==> flow/design.v <==
module memory (
    input  wire        clk,
    input  wire        rst,          
    input  wire        we,           
    input  wire [3:0]  write_addr,   
    input  wire [3:0]  read_addr_1,  
    input  wire [3:0]  read_addr_2,  
    input  wire [15:0] write_data,   
    output wire [15:0] read_data_1,  
    output wire [15:0] read_data_2   
);
    reg [15:0] RAM [0:15];
    integer i;
    assign read_data_1 = RAM[read_addr_1];
    assign read_data_2 = RAM[read_addr_2];
    always @(posedge clk) begin
        if (rst) begin
            for (i = 0; i < 16; i = i + 1) begin
                RAM[i] <= 16'd0;
            end
        end else if (we) begin
            RAM[write_addr] <= write_data;
        end
    end
endmodule
module module_alu (
    input  wire [2:0]  opcode,
    input  wire signed [15:0] operand_a,
    input  wire signed [15:0] operand_b,
    output reg  signed [15:0] result
);
    localparam OP_LOAD  = 3'b000;
    localparam OP_ADD   = 3'b001;
    localparam OP_ADDI  = 3'b010;
    localparam OP_SUB   = 3'b011;
    localparam OP_SUBI  = 3'b100;
    localparam OP_MUL   = 3'b101;
    localparam OP_CLEAR = 3'b110;
    localparam OP_DSPLY = 3'b111; 
    always @(*) begin
        case (opcode)
            OP_LOAD:  result = operand_b;         
            OP_ADD:   result = operand_a + operand_b;
            OP_ADDI:  result = operand_a + operand_b;
            OP_SUB:   result = operand_a - operand_b;
            OP_SUBI:  result = operand_a - operand_b;
            OP_MUL:   result = operand_a * operand_b;
            OP_CLEAR: result = 16'd0;             
            OP_DSPLY: result = operand_a;         
            default:  result = 16'd0;
        endcase
    end
endmodule
module module_mini_cpu (
    input  wire        clk,                                    
    input  wire        rst,
    input  wire        button_power,    
    input  wire        button_send,     
    input  wire [17:0] switches,     
    output reg         system_reset_out,     
    output reg         show_splash_req, 
    output reg         force_blank_req, 
    output reg         lcd_start,
    output reg [2:0]   lcd_opcode,
    output reg [3:0]   lcd_reg_index,
    output reg [15:0]  lcd_value,
    input  wire        lcd_busy
);
    localparam [2:0] OP_LOAD    = 3'b000;
    localparam [2:0] OP_ADD     = 3'b001;
    localparam [2:0] OP_ADDI    = 3'b010;
    localparam [2:0] OP_SUB     = 3'b011;
    localparam [2:0] OP_SUBI    = 3'b100;
    localparam [2:0] OP_MUL     = 3'b101;
    localparam [2:0] OP_CLEAR   = 3'b110;
    localparam [2:0] OP_DISPLAY = 3'b111;
    wire [2:0] op_code      = switches[17:15];
    wire [3:0] reg_dest     = switches[14:11];  
    wire [3:0] reg_source_1 = switches[10:7];   
    wire [3:0] reg_source_2 = switches[6:3];    
    wire [6:0] immediate_raw  = switches[6:0]; 
    wire       immediate_sign = immediate_raw[6];
    wire [5:0] immediate_mag  = immediate_raw[5:0];
    reg  memory_write_enable;
    reg  [15:0] memory_write_data;
    wire [15:0] memory_read_1, memory_read_2;
    reg  [15:0] alu_input_a, alu_input_b;
    wire signed [15:0] alu_result;
    reg clear_instruction_signal; 
    wire memory_reset = system_reset_out || clear_instruction_signal;
    wire [3:0] read_address_1;
    assign read_address_1 = (op_code == OP_DISPLAY) ? reg_dest : reg_source_1;
    wire signed [15:0] immediate_extended;
    assign immediate_extended = (immediate_sign) ? -{10'd0, immediate_mag} : {10'd0, immediate_mag};
    reg btn_send_last, btn_power_last;
    wire send_released  = (btn_send_last == 1'b1 && button_send == 1'b0);
    wire power_released = (btn_power_last == 1'b1 && button_power == 1'b0);
    always @(posedge clk) begin
        btn_send_last  <= button_send;
        btn_power_last <= button_power;
    end
    memory mem_unit (
        .clk(clk), 
        .rst(memory_reset), 
        .we(memory_write_enable), 
        .write_addr(reg_dest), 
        .write_data(memory_write_data),
        .read_addr_1(read_address_1),
        .read_addr_2(reg_source_2),
        .read_data_1(memory_read_1), 
        .read_data_2(memory_read_2)
    );
    module_alu alu_unit (
        .opcode(op_code), 
        .operand_a(alu_input_a), 
        .operand_b(alu_input_b), 
        .result(alu_result)
    );
    localparam STATE_OFF        = 0, 
               STATE_WAIT_BOOT  = 1, 
               STATE_SPLASH     = 2, 
               STATE_IDLE       = 3, 
               STATE_EXECUTE    = 4, 
               STATE_LATCH      = 5, 
               STATE_SHUTDOWN   = 6, 
               STATE_UPDATE_LCD = 7, 
               STATE_WAIT_LCD   = 8;
    reg [3:0] current_state;
    reg [15:0] wait_timer; 
    always @(posedge clk) begin
        clear_instruction_signal <= 0; 
        if (rst) begin
            current_state <= STATE_OFF;
            system_reset_out <= 1;
            memory_write_enable <= 0;
            lcd_start <= 0;
            show_splash_req <= 0;
            force_blank_req <= 0;
            wait_timer <= 0;
        end else
        case (current_state)
            STATE_OFF: begin
                system_reset_out <= 1; 
                memory_write_enable <= 0; 
                lcd_start <= 0; 
                show_splash_req <= 0; 
                force_blank_req <= 0; 
                wait_timer <= 0;
                if (power_released) begin 
                    system_reset_out <= 0; 
                    current_state <= STATE_WAIT_BOOT; 
                end
            end
            STATE_WAIT_BOOT: begin
                if (wait_timer < 1000) begin
                    wait_timer <= wait_timer + 1;
                end else if (!lcd_busy) begin
                    current_state <= STATE_SPLASH;
                end
            end
            STATE_SPLASH: begin 
                show_splash_req <= 1; 
                current_state <= STATE_UPDATE_LCD; 
            end
            STATE_IDLE: begin
                memory_write_enable <= 0; 
                lcd_start <= 0; 
                show_splash_req <= 0; 
                force_blank_req <= 0;
                if (power_released) begin
                    current_state <= STATE_SHUTDOWN;
                end else if (send_released) begin
                    current_state <= STATE_EXECUTE;
                end
            end
            STATE_SHUTDOWN: begin 
                force_blank_req <= 1; 
                current_state <= STATE_UPDATE_LCD; 
            end
            STATE_EXECUTE: begin
                case (op_code)
                    OP_LOAD: begin 
                        alu_input_a <= 0; 
                        alu_input_b <= immediate_extended; 
                    end 
                    OP_ADD, OP_SUB: begin 
                        alu_input_a <= memory_read_1; 
                        alu_input_b <= memory_read_2; 
                    end 
                    OP_ADDI, OP_SUBI, OP_MUL: begin 
                        alu_input_a <= memory_read_1; 
                        alu_input_b <= immediate_extended; 
                    end 
                    OP_CLEAR: begin 
                        alu_input_a <= 0; 
                        alu_input_b <= 0; 
                        clear_instruction_signal <= 1; 
                    end 
                    OP_DISPLAY: begin 
                        alu_input_a <= memory_read_1; 
                        alu_input_b <= 0; 
                    end 
                    default: begin alu_input_a <= 0; alu_input_b <= 0; end
                endcase
                current_state <= STATE_LATCH;
            end
            STATE_LATCH: begin
                if (op_code != OP_DISPLAY && op_code != OP_CLEAR) begin 
                    memory_write_enable <= 1; 
                    memory_write_data <= alu_result;
                end
                lcd_opcode <= op_code; 
                lcd_reg_index <= reg_dest; 
                lcd_value <= alu_result;
                current_state <= STATE_UPDATE_LCD;
            end
            STATE_UPDATE_LCD: begin 
                memory_write_enable <= 0; 
                lcd_start <= 1; 
                wait_timer <= 0; 
                current_state <= STATE_WAIT_LCD; 
            end
            STATE_WAIT_LCD: begin
                lcd_start <= 0; 
                if (wait_timer < 15) begin
                    wait_timer <= wait_timer + 1;
                end else if (!lcd_busy) begin
                    if (force_blank_req) current_state <= STATE_OFF;
                    else current_state <= STATE_IDLE;
                end
            end
        endcase
    end
endmodule
module lcd_init_hd44780 (
    input  wire        clk,
    input  wire        rst,
    input  wire        start,
    output reg         done,
    output reg  [7:0]  lcd_data,
    output reg         lcd_rs,
    output reg         lcd_rw,
    output reg         lcd_e
);
    localparam [7:0] CMD_FUNCTION_SET  = 8'h38;
    localparam [7:0] CMD_DISPLAY_ON    = 8'h0C;
    localparam [7:0] CMD_DISPLAY_CLEAR = 8'h01;
    localparam [7:0] CMD_ENTRY_MODE    = 8'h06;
    localparam integer NUM_CMDS = 4;
    localparam [31:0] DELAY_POWER_ON  = 32'd750_000;
    localparam [31:0] DELAY_STD_CMD   = 32'd2_000;
    localparam [31:0] DELAY_CLEAR_CMD = 32'd90_000;
    localparam [31:0] DELAY_PULSE_E   = 32'd50;
    localparam [2:0] S_IDLE=0, S_POWER_WAIT=1, S_SETUP=2, S_PULSE=3, S_WAIT=4, S_DONE=5;
    reg [2:0]  state, next_state;
    reg [31:0] delay_cnt, next_delay_cnt;
    reg [2:0]  cmd_idx, next_cmd_idx;
    reg [7:0] current_cmd;
    function [7:0] command_rom;
        input [2:0] idx;
        case (idx)
            3'd0: command_rom = CMD_FUNCTION_SET;
            3'd1: command_rom = CMD_DISPLAY_ON;
            3'd2: command_rom = CMD_DISPLAY_CLEAR;
            default: command_rom = CMD_ENTRY_MODE;
        endcase
    endfunction
    function [31:0] cmd_delay_rom;
        input [2:0] idx;
        case (idx)
            3'd2: cmd_delay_rom = DELAY_CLEAR_CMD;
            default: cmd_delay_rom = DELAY_STD_CMD;
        endcase
    endfunction
    always @(posedge clk or posedge rst) begin
        if (rst) begin
            state <= S_IDLE; delay_cnt <= 0; cmd_idx <= 0;
        end else begin
            state <= next_state; delay_cnt <= next_delay_cnt; cmd_idx <= next_cmd_idx;
        end
    end
    always @(*) begin
        next_state = state; next_delay_cnt = delay_cnt; next_cmd_idx = cmd_idx;
        case (state)
            S_IDLE: if (start) begin next_state = S_POWER_WAIT; next_delay_cnt = DELAY_POWER_ON; next_cmd_idx = 0; end
            S_POWER_WAIT: if (delay_cnt > 0) next_delay_cnt = delay_cnt - 1; else next_state = S_SETUP;
            S_SETUP: if (cmd_idx < NUM_CMDS) begin next_state = S_PULSE; next_delay_cnt = DELAY_PULSE_E; end else next_state = S_DONE;
            S_PULSE: if (delay_cnt > 0) next_delay_cnt = delay_cnt - 1; else begin next_state = S_WAIT; next_delay_cnt = cmd_delay_rom(cmd_idx); end
            S_WAIT: if (delay_cnt > 0) next_delay_cnt = delay_cnt - 1; else begin next_cmd_idx = cmd_idx + 1; next_state = S_SETUP; end
            S_DONE: next_state = S_DONE;
            default: next_state = S_IDLE;
        endcase
    end
    always @(*) begin
        lcd_data = 0; lcd_rs = 0; lcd_rw = 0; lcd_e = 0; done = 0;
        current_cmd = (cmd_idx < NUM_CMDS) ? command_rom(cmd_idx) : 8'h00;
        case (state)
            S_SETUP: begin lcd_data = current_cmd; end
            S_PULSE: begin lcd_data = current_cmd; lcd_e = 1; end
            S_WAIT:  begin lcd_data = current_cmd; end
            S_DONE:  begin done = 1; end
        endcase
    end
endmodule
module lcd_controller (
    input  wire        clk,
    input  wire        rst,
    input  wire        start_update,    
    input  wire        mode_splash,    
    input  wire        mode_blank,     
    input  wire [2:0]  instruction_opcode,     
    input  wire [3:0]  register_index,    
    input  wire signed [15:0] register_value, 
    output reg         busy_flag,          
    output wire [7:0] lcd_data,
    output wire       lcd_rs,
    output wire       lcd_rw,
    output wire       lcd_e
);
    wire init_done;
    reg  trigger_init;
    wire [7:0] init_data_bus;
    wire init_rs, init_rw, init_e;
    lcd_init_hd44780 lcd_init_inst (
        .clk(clk), .rst(rst), .start(trigger_init), .done(init_done),
        .lcd_data(init_data_bus), .lcd_rs(init_rs), .lcd_rw(init_rw), .lcd_e(init_e)
    );
    reg [7:0] write_data_bus;
    reg write_rs, write_e;
    assign lcd_data = (init_done) ? write_data_bus : init_data_bus;
    assign lcd_rs   = (init_done) ? write_rs       : init_rs;
    assign lcd_rw   = 1'b0;  
    assign lcd_e    = (init_done) ? write_e        : init_e;
    reg [7:0] lcd_buffer [0:31];  
    reg [15:0] absolute_value;
    reg [3:0]  digit_thou, digit_hund, digit_tens, digit_ones, digit_ten_thou; 
    integer i;
    function [39:0] get_opcode_string; 
        input [2:0] op;
        case(op)
            3'b000: get_opcode_string = "LOAD ";
            3'b001: get_opcode_string = "ADD  ";
            3'b010: get_opcode_string = "ADDI ";
            3'b011: get_opcode_string = "SUB  ";
            3'b100: get_opcode_string = "SUBI ";
            3'b101: get_opcode_string = "MUL  ";
            3'b110: get_opcode_string = "CLEAR"; 
            3'b111: get_opcode_string = "DPL  "; 
            default: get_opcode_string = "UNK  ";
        endcase
    endfunction
    reg [39:0] current_op_str;
    localparam S_IDLE        = 0, 
               S_FORMAT_TEXT = 1, 
               S_CMD_CLEAR   = 2, S_WAIT_CLEAR   = 3, 
               S_WRITE_LINE1 = 4, 
               S_CMD_NEWLINE = 5, S_WAIT_NEWLINE = 6, 
               S_WRITE_LINE2 = 7, 
               S_PULSE_EN    = 8; 
    reg [3:0] state;
    reg [3:0] return_state; 
    reg [31:0] delay_counter;
    reg [5:0] char_pointer;
    localparam DELAY_PULSE = 32'd50;     
    localparam DELAY_CHAR  = 32'd2500;   
    localparam DELAY_CMD   = 32'd80000;  
    always @(posedge clk or posedge rst) begin
        if (rst) begin
            state <= S_IDLE;
            trigger_init <= 0;
            busy_flag <= 1;
            write_e <= 0;
            write_rs <= 0;
            write_data_bus <= 8'h00;
            char_pointer <= 0;
        end else begin
            if (!trigger_init && !init_done) trigger_init <= 1;
            case (state)
                S_IDLE: begin
                    write_e <= 0;
                    if (init_done) begin
                        busy_flag <= 0;
                        if (start_update) begin
                            busy_flag <= 1;
                            state <= S_FORMAT_TEXT;
                        end
                    end
                end
                S_FORMAT_TEXT: begin
                    if (mode_blank) begin
                        for(i=0; i<32; i=i+1) lcd_buffer[i] = " "; 
                    end
                    else if (mode_splash) begin
                        lcd_buffer[0] = "-"; lcd_buffer[1] = "-"; 
                        lcd_buffer[2] = "-"; lcd_buffer[3] = "-";
                        for(i=4; i<10; i=i+1) lcd_buffer[i] = " ";
                        lcd_buffer[10] = "[";
                        lcd_buffer[11] = "0"; lcd_buffer[12] = "0";
                        lcd_buffer[13] = "0"; lcd_buffer[14] = "0";
                        lcd_buffer[15] = "]";
                        for(i=16; i<26; i=i+1) lcd_buffer[i] = " "; 
                        lcd_buffer[26] = "+";
                        for(i=27; i<32; i=i+1) lcd_buffer[i] = "0";
                    end 
                    else if (instruction_opcode == 3'b110) begin 
                        current_op_str = get_opcode_string(instruction_opcode); 
                        {lcd_buffer[0], lcd_buffer[1], lcd_buffer[2], lcd_buffer[3], lcd_buffer[4]} = current_op_str;
                        for(i=5; i<32; i=i+1) lcd_buffer[i] = " ";
                    end
                    else begin 
                        current_op_str = get_opcode_string(instruction_opcode);
                        {lcd_buffer[0], lcd_buffer[1], lcd_buffer[2], lcd_buffer[3], lcd_buffer[4]} = current_op_str;
                        for(i=5; i<10; i=i+1) lcd_buffer[i] = " ";
                        lcd_buffer[10] = "[";
                        lcd_buffer[11] = (register_index[3]) ? "1" : "0";
                        lcd_buffer[12] = (register_index[2]) ? "1" : "0";
                        lcd_buffer[13] = (register_index[1]) ? "1" : "0";
                        lcd_buffer[14] = (register_index[0]) ? "1" : "0";
                        lcd_buffer[15] = "]";
                        for(i=16; i<26; i=i+1) lcd_buffer[i] = " ";
                        if (register_value[15] == 1'b1) begin
                            lcd_buffer[26] = "-"; absolute_value = -register_value;
                        end else begin
                            lcd_buffer[26] = "+"; absolute_value = register_value;
                        end
                        digit_ten_thou = (absolute_value/10000)%10; 
                        digit_thou     = (absolute_value/1000)%10;
                        digit_hund     = (absolute_value/100)%10; 
                        digit_tens     = (absolute_value/10)%10; 
                        digit_ones     = absolute_value%10;
                        lcd_buffer[27] = {4'b0011, digit_ten_thou}; 
                        lcd_buffer[28] = {4'b0011, digit_thou};
                        lcd_buffer[29] = {4'b0011, digit_hund}; 
                        lcd_buffer[30] = {4'b0011, digit_tens};
                        lcd_buffer[31] = {4'b0011, digit_ones};
                    end
                    state <= S_CMD_CLEAR;
                end
                S_CMD_CLEAR: begin 
                    write_rs <= 0; write_data_bus <= 8'h01; write_e <= 1;
                    delay_counter <= DELAY_PULSE; state <= S_WAIT_CLEAR; 
                end
                S_WAIT_CLEAR: begin 
                    if (delay_counter > 0) begin delay_counter <= delay_counter - 1; if(delay_counter==DELAY_PULSE/2) write_e<=0; end 
                    else begin delay_counter <= DELAY_CMD; char_pointer <= 0; state <= S_WRITE_LINE1; end 
                end
                S_WRITE_LINE1: begin 
                    if (delay_counter > 0) delay_counter <= delay_counter - 1; 
                    else begin 
                        if (char_pointer < 16) begin 
                            write_rs <= 1; write_data_bus <= lcd_buffer[char_pointer];
                            write_e <= 1; delay_counter <= DELAY_CHAR; 
                            char_pointer <= char_pointer + 1; 
                            return_state <= S_WRITE_LINE1; state <= S_PULSE_EN; 
                        end else state <= S_CMD_NEWLINE; 
                    end 
                end
                S_CMD_NEWLINE: begin 
                    write_rs <= 0; write_data_bus <= 8'hC0; write_e <= 1;
                    delay_counter <= DELAY_PULSE; state <= S_WAIT_NEWLINE; 
                end
                S_WAIT_NEWLINE: begin 
                    if (delay_counter > 0) begin delay_counter <= delay_counter - 1; if(delay_counter==DELAY_PULSE/2) write_e<=0; end 
                    else begin delay_counter <= DELAY_CHAR; state <= S_WRITE_LINE2; end 
                end
                S_WRITE_LINE2: begin 
                    if (delay_counter > 0) delay_counter <= delay_counter - 1; 
                    else begin 
                        if (char_pointer < 32) begin 
                            write_rs <= 1; write_data_bus <= lcd_buffer[char_pointer];
                            write_e <= 1; delay_counter <= DELAY_CHAR; 
                            char_pointer <= char_pointer + 1; 
                            return_state <= S_WRITE_LINE2; state <= S_PULSE_EN; 
                        end else state <= S_IDLE; 
                    end 
                end
                S_PULSE_EN: begin 
                    if (delay_counter > 0) begin 
                        delay_counter <= delay_counter - 1; 
                        if(delay_counter == DELAY_PULSE/2) write_e <= 0; 
                    end else begin 
                        delay_counter <= DELAY_CHAR; state <= return_state; 
                    end 
                end
            endcase
        end
    end
endmodule
module DE2_115_Project_Top (
    input  wire        CLOCK_50,
    input  wire        RST,       
    input  wire [3:0]  KEY,       
    input  wire [17:0] SW,        
    output wire [7:0]  LCD_DATA,
    output wire        LCD_RS,
    output wire        LCD_RW,
    output wire        LCD_EN,
    output wire        LCD_ON,   
    output wire        LCD_BLON
);
    assign LCD_ON   = 1'b1;
    assign LCD_BLON = 1'b1;
    wire        cpu_lcd_start;
    wire [2:0]  cpu_lcd_opcode;
    wire [3:0]  cpu_lcd_reg_idx;
    wire [15:0] cpu_lcd_value;
    wire        lcd_is_busy;
    wire system_reset;          
    wire is_splash_screen;  
    wire is_shutdown_screen;  
    wire button_power = !KEY[0];
    wire button_send  = !KEY[1];
    module_mini_cpu cpu (
        .clk(CLOCK_50),
        .rst(RST),
        .button_power(button_power),
        .button_send(button_send),
        .switches(SW),
        .system_reset_out(system_reset),
        .show_splash_req(is_splash_screen),
        .force_blank_req(is_shutdown_screen),
        .lcd_start(cpu_lcd_start),
        .lcd_opcode(cpu_lcd_opcode),
        .lcd_reg_index(cpu_lcd_reg_idx),
        .lcd_value(cpu_lcd_value),
        .lcd_busy(lcd_is_busy)
    );
    lcd_controller display_ctrl (
        .clk(CLOCK_50),
        .rst(system_reset),         
        .start_update(cpu_lcd_start),
        .mode_splash(is_splash_screen),
        .mode_blank(is_shutdown_screen),
        .instruction_opcode(cpu_lcd_opcode),
        .register_index(cpu_lcd_reg_idx),
        .register_value(cpu_lcd_value),
        .busy_flag(lcd_is_busy),
        .lcd_data(LCD_DATA),
        .lcd_rs(LCD_RS),
        .lcd_rw(LCD_RW),
        .lcd_e(LCD_EN)
    );
endmodule
# From RTL to reports: DE2_115_Project_Top
# The steps from the RTL of DE2_115_Project_Top to its reports follow in flow order.
# Line numbers count from 1 in the design file above.
# Operators carry their Yosys type and port widths (W data, S select, Z words).
# Cell names lack the library's common part.
# Not given: -
# inputs
design	DE2_115_Project_Top
clock_port	CLOCK_50
cell_library	sky130hd
lib_corner	tt_025C_1v80

# Elaborated design
# Source: Yosys, flattened and elaborated. Widths are those after wreduce. Print and check cells do not count.
# Memory sizes are those after Yosys's memory passes, which may raise the word count (mostly to a power of two), join words into wider ones and drop unused or constant bits.
# bits
ff_bits	331
latch_bits	0
ramBits	256
mem_bits_ro	368
n_memories	3
inputBits	24
output_inout_bits	13
# mem_list
name	words	word_bits	line_no	source
cpu.mem_unit.RAM	16	16	12	reg [15:0] RAM [0:15];
(name not given)	8	23	340	case(op)
(name not given)	8	23	340
# op_classes
add_sub_neg	9
multipliers	1
div_mod_pow	9
n_cmp	7
eq_ne	93
shift	0
mux	141
n_logic	3
reduce_and_logical	69
# ops
operator	n
$mod A32 B4 Y32 const B	4
$div A16 B14 Y32 const B	1
$div A16 B10 Y32 const B	1
$mux W32	10
$mul A16 B16 Y16	1
$div A16 B7 Y32 const B	1
$pmux W32 S5	1
$mux W16	10
$pmux W8 S18	1
$div A16 B4 Y32 const B	1
$mod A16 B4 Y32 const B	1
$pmux W32 S4	1
$mux W4	29
$pmux W16 S6	1
$mux W8	12
$pmux W16 S3	2
$mux W5	18
$eq A5 B5 Y1 const B	16
$sub A32 B1 Y32 const B	2
$gt A32 B1 Y1 const B	2
$eq A5 B4 Y1 const B	8
$pmux W4 S9	1
$pmux W6 S3	2
$eq A32 B5 Y1 const B	1
$eq A4 B3 Y1 const B	8
$pmux W16 S2	1
$pmux W8 S4	1
$ne A2 B2 Y1 const B	15
# Not listed: further kinds 63, cells in them 180.

# Logic depth
# Yosys ltp: most cells in a row. Word level: on the elaborated netlist, between registers, memories and ports. Mapped: between sequential cells and ports; inverters and the memories' decode and read muxes count.
# depth
ltp_word	10
abc_area	0
depth_mapped	40
mapped_depth_nobuf	34

# Synthesis result
# Source: synth_stat.txt of the flow (Yosys; design flattened, memories mapped). It holds for the ABC_AREA given above (unset counts as 0); a run with the other value may have another netlist.
# Totals and module areas in this step are rounded.
# types
cell_type	n
edfxtp_1	408
mux4_2	143
and2_1	345
fa_1	80
dfrtp_1	61
ha_1	118
dfxtp_1	51
nand2_1	266
xnor2_1	114
nor2_1	256
o21ai_0	180
a21oi_1	149
inv_1	186
clkbuf_1	171
mux2i_1	53
xor2_1	58
nor3_1	80
a211oi_1	45
# Other cell types: 103; their cells: 749.
# mapped
cells	3513
area_um2	36700
ffs	522
buf_cells	210
# The figures by module come from a second, unflattened synthesis with its own total; it is not the netlist above.
# hier_totals
cells_unflattened	3771
hier_area_um2	38100
# Each row is one instance without its submodules.
# modules
module	instances	cells	mod_area_um2	seq_area_um2
memory	1	859	13400	7690
lcd_controller	1	1536	12100	2980
module_alu	1	767	5780	0.0
module_mini_cpu	1	315	4140	2790
lcd_init_hd44780	1	289	2660	1030
DE2_115_Project_Top	1	5	26.3	0.0

# Worst setup path after synthesis
# Source: OpenSTA report_checks on the synthesized netlist (no wires, ideal clock, input and output delay 20% of the period each), path of least setup slack; recovery checks are left aside. Register names are those of the netlist, which keeps one name where synthesis merged equal registers.
# synth_timing
kind	input -> register
start	input port SW[16]
end	register cpu.lcd_value[15]
tclk_ns	20.0
input_delay_ns	4.000
setup_time_ns	0.275
t_first_pin_ns	4.000
arrival_time_ns	8.072
setup_slack_ns	11.652
path_delay_ns	4.347
path_stages	27
n_path_buf	1
synth_period_reached_ns	8.348
# "path_delay_ns" is the arrival time less input delay plus setup time.
# "path_stages": output pins that drive a net of the path, with the launching flip-flop's if there is one; two outputs of one cell count as two.
# "synth_period_reached_ns" is the clock period less the worst setup slack; recovery checks do not enter. This is arithmetic on one report: input and output delays are still those of the set period (20% each).
# The rows between start and end are the longest chain of elaborated cells between them; the timing report does not say that the signal goes this way. Where chains are equally long, one stands for them.
# Each line given opens the expression or statement behind the cell; cells for indexed reads and writes are added by Yosys, which also makes memories of some case tables.
# synth_via
path_cell_list	clkbuf_1 -> nor2_1 -> nand2_1 -> o21a_1 -> o21ai_0 -> inv_1 -> ha_1 -> nor2b_1 -> o21ai_0 -> nand2b_1 -> a21o_1 -> a21o_1 -> a21o_1 -> a21o_1 -> a21o_1 -> a21o_1 -> a21o_1 -> a21o_1 -> a21oi_1 -> nor2b_1 -> o21ai_0 -> nand2b_1 -> a21oi_1 -> xnor2_1 -> o21ai_0 -> nand2_1 -> o21ai_0
elab_chain_len	3
# synth_rtl
element	line_no	source
from (decl)	493	input  wire [17:0] SW,
$eq A3 B2 Y1	41	case (opcode)
$reduce_or A2 Y1	-
$pmux W16 S6	41
to (assign)	214	lcd_value <= alu_result;
to (decl)	66	output reg [15:0]  lcd_value,

# Path in the finished layout
# Path of least setup slack in the final report of flow run A (OpenROAD, finished layout, wires in). Where an end is a register, its clock arrival counts in the times.
# layout_timing
kind	register -> register
start	register cpu.lcd_value[0]
end	register display_ctrl.lcd_buffer[31][2]
tclk_ns	20.0
setup_time_ns	0.15
t_first_pin_ns	0.62
arrival_time_ns	10.99
setup_slack_ns	9.48
path_stages	34
n_path_buf	0
# The rows between start and end are the longest chain of elaborated cells between them; the timing report does not say that the signal goes this way. Where chains are equally long, one stands for them.
# At most two assigning lines are given for a register; there are more.
# layout_via
path_cell_list	edfxtp_1 -> inv_1 -> ha_1 -> or3b_2 -> o41a_4 -> xnor2_2 -> nand2_1 -> ha_1 -> nor2b_1 -> nor4_2 -> a31oi_2 -> nand3_1 -> o211a_1 -> a211oi_1 -> a21oi_2 -> a21oi_2 -> nor3_1 -> o2111a_1 -> o22a_1 -> a21oi_1 -> o21ai_1 -> o211ai_1 -> mux2i_1 -> o21ai_1 -> and3_1 -> xnor2_1 -> ha_1 -> o2111ai_1 -> a221oi_2 -> nor2_2 -> xnor2_1 -> ha_1 -> mux2_1 -> nor2_1
elab_chain_len	7
# layout_rtl
element	line_no	source
from (decl)	66	output reg [15:0]  lcd_value,
from (assign)	214	lcd_value <= alu_result;
$neg A16 Y16	422	lcd_buffer[26] = "-"; absolute_value = -register_value;
$mux W16	421	if (register_value[15] == 1'b1) begin
$mux W16	405	else if (instruction_opcode == 3'b110) begin
$mux W16	393	else if (mode_splash) begin
$mux W16	390	if (mode_blank) begin
$mux W16	378	case (state)
$mod A16 B4 Y32	430	digit_ones     = absolute_value%10;
to (assign)	408	for(i=5; i<32; i=i+1) lcd_buffer[i] = " ";
to (assign)	435	lcd_buffer[31] = {4'b0011, digit_ones};
to (decl)	334	reg [7:0] lcd_buffer [0:31];

# Settings and measured results of 6 stored flow runs for module DE2_115_Project_Top (sky130hd), not sorted in any way. The constraints put input and output delay at 20% of the set period each and load the outputs with 0.01 pF.
# By "worst_path_time_ns" is meant the share of the clock period that the worst setup path is allowed (20% is reserved at inputs, 20% at outputs), minus its slack. Clock arrival times at its registers enter into it.
# "power_uw": no workload was simulated; the value follows from the tool's default switching activity.
# The results are shown rounded.
# A setting shown as n/a is not set for that run.
# Results: n/a = not shown.
run name	CELL_PAD_IN_SITES_DETAIL_PLACEMENT	CORE_ASPECT_RATIO	MIN_ROUTING_LAYER	SETUP_SLACK_MARGIN	TNS_END_PERCENT	period_ns	CAP_MARGIN	CORE_MARGIN	CORE_UTILIZATION	SLEW_MARGIN	CELL_PAD_IN_SITES_GLOBAL_PLACEMENT	GPL_TIMING_DRIVEN	HOLD_SLACK_MARGIN	MAX_ROUTING_LAYER	PLACE_DENSITY_LB_ADDON	ABC_AREA	CTS_CLUSTER_DIAMETER	CTS_CLUSTER_SIZE	GPL_ROUTABILITY_DRIVEN	fin_ws_ns	setup_tns_ns	post_route_util_frac	worst_path_time_ns	critical_path_type	yosys_chip_area_um2	design.die.area_um2	power_uw
flow run A	1	0.95	met2	-0.69	70	20.0	20	2	40	20	n/a	n/a	n/a	n/a	n/a	n/a	n/a	n/a	n/a	9.48	0.000	0.442	10.52	register -> register	36700	94200	2430
flow run B	n/a	n/a	n/a	1.36	n/a	10.3	20	2	40	20	n/a	n/a	n/a	n/a	n/a	n/a	n/a	n/a	n/a	1.80	0.000	0.444	8.50	register -> register	36700	94200	4660
flow run C	n/a	n/a	n/a	1.65	60	6.87	25	9	50	20	0	1	0.17	met4	0.2	n/a	n/a	n/a	n/a	-0.897	-8.68	0.617	7.77	register -> register	36700	83500	6840
flow run D	2	1.11	met2	n/a	50	10.6	10	2	58	35	1	1	-0.09	met4	0.19	1	235	94	1	n/a	n/a	n/a	n/a	n/a	n/a	n/a	n/a
flow run E	2	0.57	n/a	n/a	35	5.76	20	2	58	0	1	0	n/a	n/a	0.18	1	169	n/a	1	n/a	n/a	n/a	n/a	n/a	n/a	n/a	n/a
flow run F	2	0.95	met1	4.05	100	20.0	20	9	19	30	n/a	n/a	n/a	n/a	0.22	n/a	147	n/a	n/a	9.73	0.000	0.223	10.27	register -> register	36700	209000	2650
# Flow run D: not finished: placement ended with error DPL-0033
# Flow run E: not finished: placement ended with error DPL-0033
